==> flow/design.v <==
`timescale 1ns / 1ps
module thresholding(
    input wire clk, reset, enable,
    input wire signed [11 : 0] sig,
    output reg signed [11 : 0] y,
    output reg done,
    output reg [11 : 0] id
    );
parameter N = 2048, W = 13, threshold = 84, MEAN = 958;
localparam IDLE = 1'b0,
           WAIT = 2'b1,
           WORKING = 1'b1;
reg signed [11 : 0] d [0 : W - 1];  
reg signed [11 : 0] th;
reg signed [16 : 0] sum;
reg signed [11 : 0] curr_avg;
wire signed [11 : 0] din_curr_avg;
wire signed [16 : 0] din_sum;
reg state;
wire signed [11 : 0] mean;
wire signed [11 : 0] sig_diff;
assign din_curr_avg = din_sum/W;
assign mean = MEAN;
assign sig_diff = sig - mean;
assign din_sum = (sum + sig_diff - d[W - 1]);
integer i, j;
always @ (posedge clk)
begin
    if(reset) begin
        for(i = 0; i < W; i = i + 1) begin
            d[i] <= 12'b0;
        end
        sum <= 17'b0;
        curr_avg <= 12'b0;
        th <= threshold;
        state <= IDLE;
        done <= 1'b0;
        id <= 12'b0;
    end
    else begin
        case(state)
        IDLE: begin
            if(enable == 1'b1) begin
                state <= WORKING;
                id <= 12'b111111111111;
            end
            done <= 1'b0;
        end
        WORKING: begin
            sum <= din_sum;
            curr_avg <= din_curr_avg;
            for(j = 1; j < W; j = j + 1) begin
                d[j] <= d[j - 1];
            end
            d[0] <= sig_diff;
            if(sig_diff >= th + curr_avg) begin
                y <= sig_diff;
            end
            else begin
                y <= 12'b0;
            end
            done <= 1'b1;
            id = id + 1;
            if(id == 2047)
                state <= IDLE;
        end
        endcase
    end
end
endmodule
== From RTL to reports: thresholding ==
Tool output for the design above, in the order of the flow.
Lines are those of the file above, counted from 1.
Library cell names are shortened.
A cell with - has no value.

* Top module: thresholding
* Clock: clk
* Cell library: sky130hd
* Corner: tt_025C_1v80

== After elaboration ==
Counts by Yosys on the flattened word-level netlist (proc, flatten, opt, wreduce). Print and check cells are left out. Cells with the same type and inputs are merged into one.

* Word-level cells: 37
* Bits in registers: 211
* Input bits: 15

* Multiplexer cells: 6
* Div/mod/pow operators: 1
* Reductions and logical operators: 1
* Eq/ne operators: 2
* Add/subtract/negate cells: 5
* $lt $le $gt $ge: 1
* Bitwise operators: 2

{| class="wikitable"
|+ Operators with widths
! operator !! count
|-
| 17-bit by 5-bit divider with 32-bit output (second input constant) || 1
|-
| 12-bit case mux with 2-bit select || 1
|-
| 17-bit by 12-bit adder with 17-bit output || 1
|-
| 17-bit by 12-bit subtractor with 17-bit output || 1
|-
| 12-bit by 1-bit adder with 12-bit output (second input constant) || 1
|-
| 12-bit by 11-bit subtractor with 12-bit output (second input constant) || 1
|-
| 12-bit by 11-bit == test with 1-bit output (second input constant) || 1
|-
| 12-bit greater-or-equal comparator || 1
|-
| 8-bit by 12-bit adder with 12-bit output (first input constant) || 1
|-
| 12-bit two-way mux || 1
|-
| 1-bit case mux with 2-bit select || 2
|-
| 1-bit inverter || 2
|-
| 2-bit inequality test (second input constant) || 1
|-
| 2-bit AND reduction || 1
|-
| 1-bit two-way mux || 2
|}

== Depth ==
Longest topological path by Yosys (ltp), each cell counted once; first at word level (registers and memories cut), then after technology mapping (sequential cells cut; the memories' decode and read muxes count).

* Depth in word-level cells: 4
* ABC_AREA: 0
* Mapped depth: 57
* Mapped depth without buffers: 50

== After synthesis ==
Source: synth_stat.txt of the flow (Yosys; design flattened, memories mapped). It holds for the ABC_AREA given above (unset counts as 0); a run with the other value may have another netlist.

{| class="wikitable"
|+ Cell types
! type !! count !! area in all (um^2)
|-
| dfxtp_1 || 199 || 3.98E+03
|-
| mux2i_1 || 180 || 1.8E+03
|-
| nor2_1 || 256 || 960.922
|-
| ha_1 || 39 || 487.968
|-
| edfxtp_1 || 12 || 360.346
|-
| xnor2_1 || 41 || 359.094
|-
| fa_1 || 16 || 320.307
|-
| a211oi_1 || 41 || 307.795
|-
| inv_1 || 75 || 281.52
|-
| xor2_1 || 31 || 271.51
|-
| a21oi_1 || 49 || 245.235
|-
| nand2_1 || 60 || 225.216
|-
| nand3_1 || 45 || 225.216
|-
| o21ai_0 || 44 || 220.211
|-
| clkbuf_1 || 46 || 172.666
|-
| nor3_1 || 32 || 160.154
|-
| o211ai_1 || 17 || 127.622
|-
| and2_1 || 19 || 118.864
|}

Other cell types: 91; their cells: 331.

* Synthesis area: 13326.5 um^2
* Flip-flops: 211
* Cell count: 1533

== Worst setup path after synthesis ==
OpenSTA on the mapped netlist: ideal clock, no wires. The path of least setup slack (recovery checks aside). Input and output delay are each 20% of the period. Register names are those of the netlist, which keeps one name where synthesis merged equal registers.

* Path kind: input-to-reg
* Start: input port sig[1]
* End: register curr_avg[10]
* Library setup time: 128 ps
* Delay of the path: 11039 ps
* Arrival: 13711 ps
* Slack: 161 ps
* External input delay: 2800 ps
* Data required time: 13872 ps
* Stages on the path: 53
* Period: 14000 ps
* Time at the first pin: 2800 ps
* Period reached after synthesis: 13839 ps

"delay of the path" = arrival - input delay + setup time.
"stages on the path" counts driving pins, that of a launching flip-flop among them; a cell with two outputs on the path counts twice.
"period reached after synthesis" is the clock period less the worst setup slack; recovery checks do not enter. This is arithmetic on one report: input and output delays are still those of the set period (20% each).
The rows between start and end are the longest chain of elaborated cells between them; the timing report does not say that the signal goes this way. Where chains are equally long, one stands for them.
A line is the first line of the expression or statement that the cell stems from. Yosys adds cells for indexed reads and writes and turns some case tables into memories.

* Path through: ha_1 > a41oi_2 > o21bai_1 > xor2_2 > fa_1 > inv_1 > ha_1 > clkbuf_1 > nand2_1 > nor4_1 > o21ai_0 > o31a_1 > and3_1 > clkbuf_1 > a31o_2 > a221o_1 > a2111oi_2 > nor3_1 > (+17 left out) > ha_1 > inv_1 > a221oi_1 > nor3_1 > nor2_1 > inv_1 > ha_1 > nor3_1 > mux2i_1 > a32oi_2 > o21a_1 > o21a_2 > o2111a_1 > ha_1 > a31oi_1 > xor2_1 > mux2i_1 > nor2_1
* Cells in the longest elaborated chain: 4
* Elaborated cells on any way between the ends: 4
* Source lines of those cells: 3
* Classes of those cells: add/sub: 3; div: 1

{| class="wikitable"
|+ RTL lines, path post-synthesis
! what !! RTL line !! source
|-
| start: declaration || 4 || <nowiki>input wire signed [11 : 0] sig,</nowiki>
|-
| 12-bit by 11-bit subtractor with 12-bit output || 24 || <nowiki>assign sig_diff = sig - mean;</nowiki>
|-
| 17-bit by 12-bit adder with 17-bit output || 25 || <nowiki>assign din_sum = (sum + sig_diff - d[W - 1]);</nowiki>
|-
| 17-bit by 12-bit subtractor with 17-bit output || 25 ||
|-
| 17-bit by 5-bit divider with 32-bit output || 22 || <nowiki>assign din_curr_avg = din_sum/W;</nowiki>
|-
| end: assignment || 34 || <nowiki>curr_avg <= 12'b0;</nowiki>
|-
| end: assignment || 51 || <nowiki>curr_avg <= din_curr_avg;</nowiki>
|-
| end: declaration || 16 || <nowiki>reg signed [11 : 0] curr_avg;</nowiki>
|}

== Path in the finished layout ==
From the final timing report of record 2: the path of least setup slack in the routed layout; clock arrival at registers is part of the times.
The report prints the path's times to 10 ps; the period is as set.

* Path kind: input-to-reg
* Start: input port sig[1]
* End: register curr_avg[10]
* Library setup time: 140 ps
* Data required time: 13850 ps
* Period: 13500 ps
* External input delay: 2700 ps
* Arrival: 13460 ps
* Time at the first pin: 2700 ps
* Stages on the path: 62
* Slack: 400 ps

The rows between start and end are the longest chain of elaborated cells between them; the timing report does not say that the signal goes this way. Where chains are equally long, one stands for them.

* Path through: clkbuf_4 > buf_6 > nand2_1 > nor2_4 > buf_4 > nor2_1 > nor2_1 > xor2_1 > fa_1 > inv_2 > ha_4 > buf_6 > nand2_2 > o21ai_2 > a211oi_2 > buf_4 > o21ai_2 > xor2_2 > (+26 left out) > ha_2 > inv_2 > a221o_1 > a21oi_2 > nor2_2 > inv_2 > buf_4 > ha_1 > nor3_1 > o31a_1 > a2bb2oi_2 > o21a_2 > o2111a_2 > ha_4 > a31oi_2 > xor2_1 > mux2i_1 > nor2_1
* Cells in the longest elaborated chain: 4
* Elaborated cells on any way between the ends: 4
* Source lines of those cells: 3
* Classes of those cells: add/sub: 3; div: 1

{| class="wikitable"
|+ RTL lines, path after layout
! what !! RTL line !! source
|-
| start: declaration || 4 || <nowiki>input wire signed [11 : 0] sig,</nowiki>
|-
| 12-bit by 11-bit subtractor with 12-bit output || 24 || <nowiki>assign sig_diff = sig - mean;</nowiki>
|-
| 17-bit by 12-bit adder with 17-bit output || 25 || <nowiki>assign din_sum = (sum + sig_diff - d[W - 1]);</nowiki>
|-
| 17-bit by 12-bit subtractor with 17-bit output || 25 ||
|-
| 17-bit by 5-bit divider with 32-bit output || 22 || <nowiki>assign din_curr_avg = din_sum/W;</nowiki>
|-
| end: assignment || 34 || <nowiki>curr_avg <= 12'b0;</nowiki>
|-
| end: assignment || 51 || <nowiki>curr_avg <= din_curr_avg;</nowiki>
|-
| end: declaration || 16 || <nowiki>reg signed [11 : 0] curr_avg;</nowiki>
|}

==> results <==
Module thresholding, platform sky130hd: 6 stored runs of the flow (Yosys, OpenROAD) with differing settings, in no particular order. Input and output delays are each 20% of the period that was set; the output load is 0.01 pF.
"clock period reached" = clock period - worst setup slack. The figure is calculated, with input and output delays left at 20% of the set period.

=== Record 1 ===
{| class="wikitable"
! Setting !! Value
|-
| CAP_MARGIN || 15
|-
| CELL_PAD_IN_SITES_DETAIL_PLACEMENT || 1
|-
| CORE_ASPECT_RATIO || 1.43
|-
| CORE_MARGIN || 7
|-
| CORE_UTILIZATION || 55
|-
| CTS_CLUSTER_SIZE || 91
|-
| GPL_ROUTABILITY_DRIVEN || 0
|-
| HOLD_SLACK_MARGIN || -0.04
|-
| PLACE_DENSITY_LB_ADDON || 0.26
|-
| TNS_END_PERCENT || 45
|-
| period_ns || 14.0
|-
| SLEW_MARGIN || 20
|}
Did not finish, clock tree synthesis stopped with DPL-0033.

=== Record 2 ===
{| class="wikitable"
! Setting !! Value
|-
| CORE_UTILIZATION || 22
|-
| period_ns || 13.5
|-
| CAP_MARGIN || 20
|-
| CORE_MARGIN || 2
|-
| SLEW_MARGIN || 20
|-
! Result !! Value
|-
| Clock period reached || 13103 ps
|-
| Netlist area reported by Yosys || 13326.5 um^2
|-
| Worst hold slack after layout || 486 ps
|-
| Die area || 62560.0 um^2
|-
| Worst setup slack after layout || 397 ps
|-
| Post-layout utilization || 30.7%
|}

=== Record 3 ===
{| class="wikitable"
! Setting !! Value
|-
| CORE_UTILIZATION || 40
|-
| period_ns || 13.5
|-
| CAP_MARGIN || 20
|-
| CORE_MARGIN || 2
|-
| SLEW_MARGIN || 20
|-
! Result !! Value
|-
| Clock period reached || 13156 ps
|-
| Netlist area reported by Yosys || 13326.5 um^2
|-
| Worst hold slack after layout || 486 ps
|-
| Die area || 34791.6 um^2
|-
| Worst setup slack after layout || 344 ps
|-
| Post-layout utilization || 55.2%
|}

=== Record 4 ===
{| class="wikitable"
! Setting !! Value
|-
| CAP_MARGIN || 25
|-
| CELL_PAD_IN_SITES_DETAIL_PLACEMENT || 2
|-
| CELL_PAD_IN_SITES_GLOBAL_PLACEMENT || 3
|-
| CORE_ASPECT_RATIO || 1.5
|-
| CORE_UTILIZATION || 58
|-
| CTS_CLUSTER_DIAMETER || 192
|-
| GPL_ROUTABILITY_DRIVEN || 1
|-
| GPL_TIMING_DRIVEN || 0
|-
| MAX_ROUTING_LAYER || met5
|-
| MIN_ROUTING_LAYER || met1
|-
| PLACE_DENSITY || 0.64
|-
| SETUP_SLACK_MARGIN || 0.83
|-
| SLEW_MARGIN || 40
|-
| TNS_END_PERCENT || 30
|-
| period_ns || 14.5
|-
| CORE_MARGIN || 2
|}
Did not finish, placement stopped with GPL-0301.

=== Record 5 ===
{| class="wikitable"
! Setting !! Value
|-
| CAP_MARGIN || 25
|-
| CELL_PAD_IN_SITES_DETAIL_PLACEMENT || 2
|-
| CELL_PAD_IN_SITES_GLOBAL_PLACEMENT || 3
|-
| CORE_ASPECT_RATIO || 1.5
|-
| CORE_UTILIZATION || 58
|-
| CTS_CLUSTER_DIAMETER || 192
|-
| GPL_ROUTABILITY_DRIVEN || 0
|-
| GPL_TIMING_DRIVEN || 0
|-
| MAX_ROUTING_LAYER || met5
|-
| MIN_ROUTING_LAYER || met1
|-
| PLACE_DENSITY || 0.64
|-
| SETUP_SLACK_MARGIN || 0.83
|-
| SLEW_MARGIN || 40
|-
| TNS_END_PERCENT || 50
|-
| period_ns || 9.82
|-
| CORE_MARGIN || 2
|}
Did not finish, placement stopped with GPL-0301.

=== Record 6 ===
{| class="wikitable"
! Setting !! Value
|-
| CAP_MARGIN || 25
|-
| CELL_PAD_IN_SITES_DETAIL_PLACEMENT || 1
|-
| CORE_ASPECT_RATIO || 1.43
|-
| CORE_MARGIN || 7
|-
| CORE_UTILIZATION || 55
|-
| CTS_CLUSTER_DIAMETER || 293
|-
| CTS_CLUSTER_SIZE || 91
|-
| GPL_ROUTABILITY_DRIVEN || 0
|-
| HOLD_SLACK_MARGIN || -0.04
|-
| MIN_ROUTING_LAYER || met2
|-
| PLACE_DENSITY_LB_ADDON || 0.26
|-
| SETUP_SLACK_MARGIN || -0.89
|-
| SLEW_MARGIN || 25
|-
| TNS_END_PERCENT || 45
|-
| period_ns || 14.0
|}
Did not finish, routing stopped with GRT-0116.
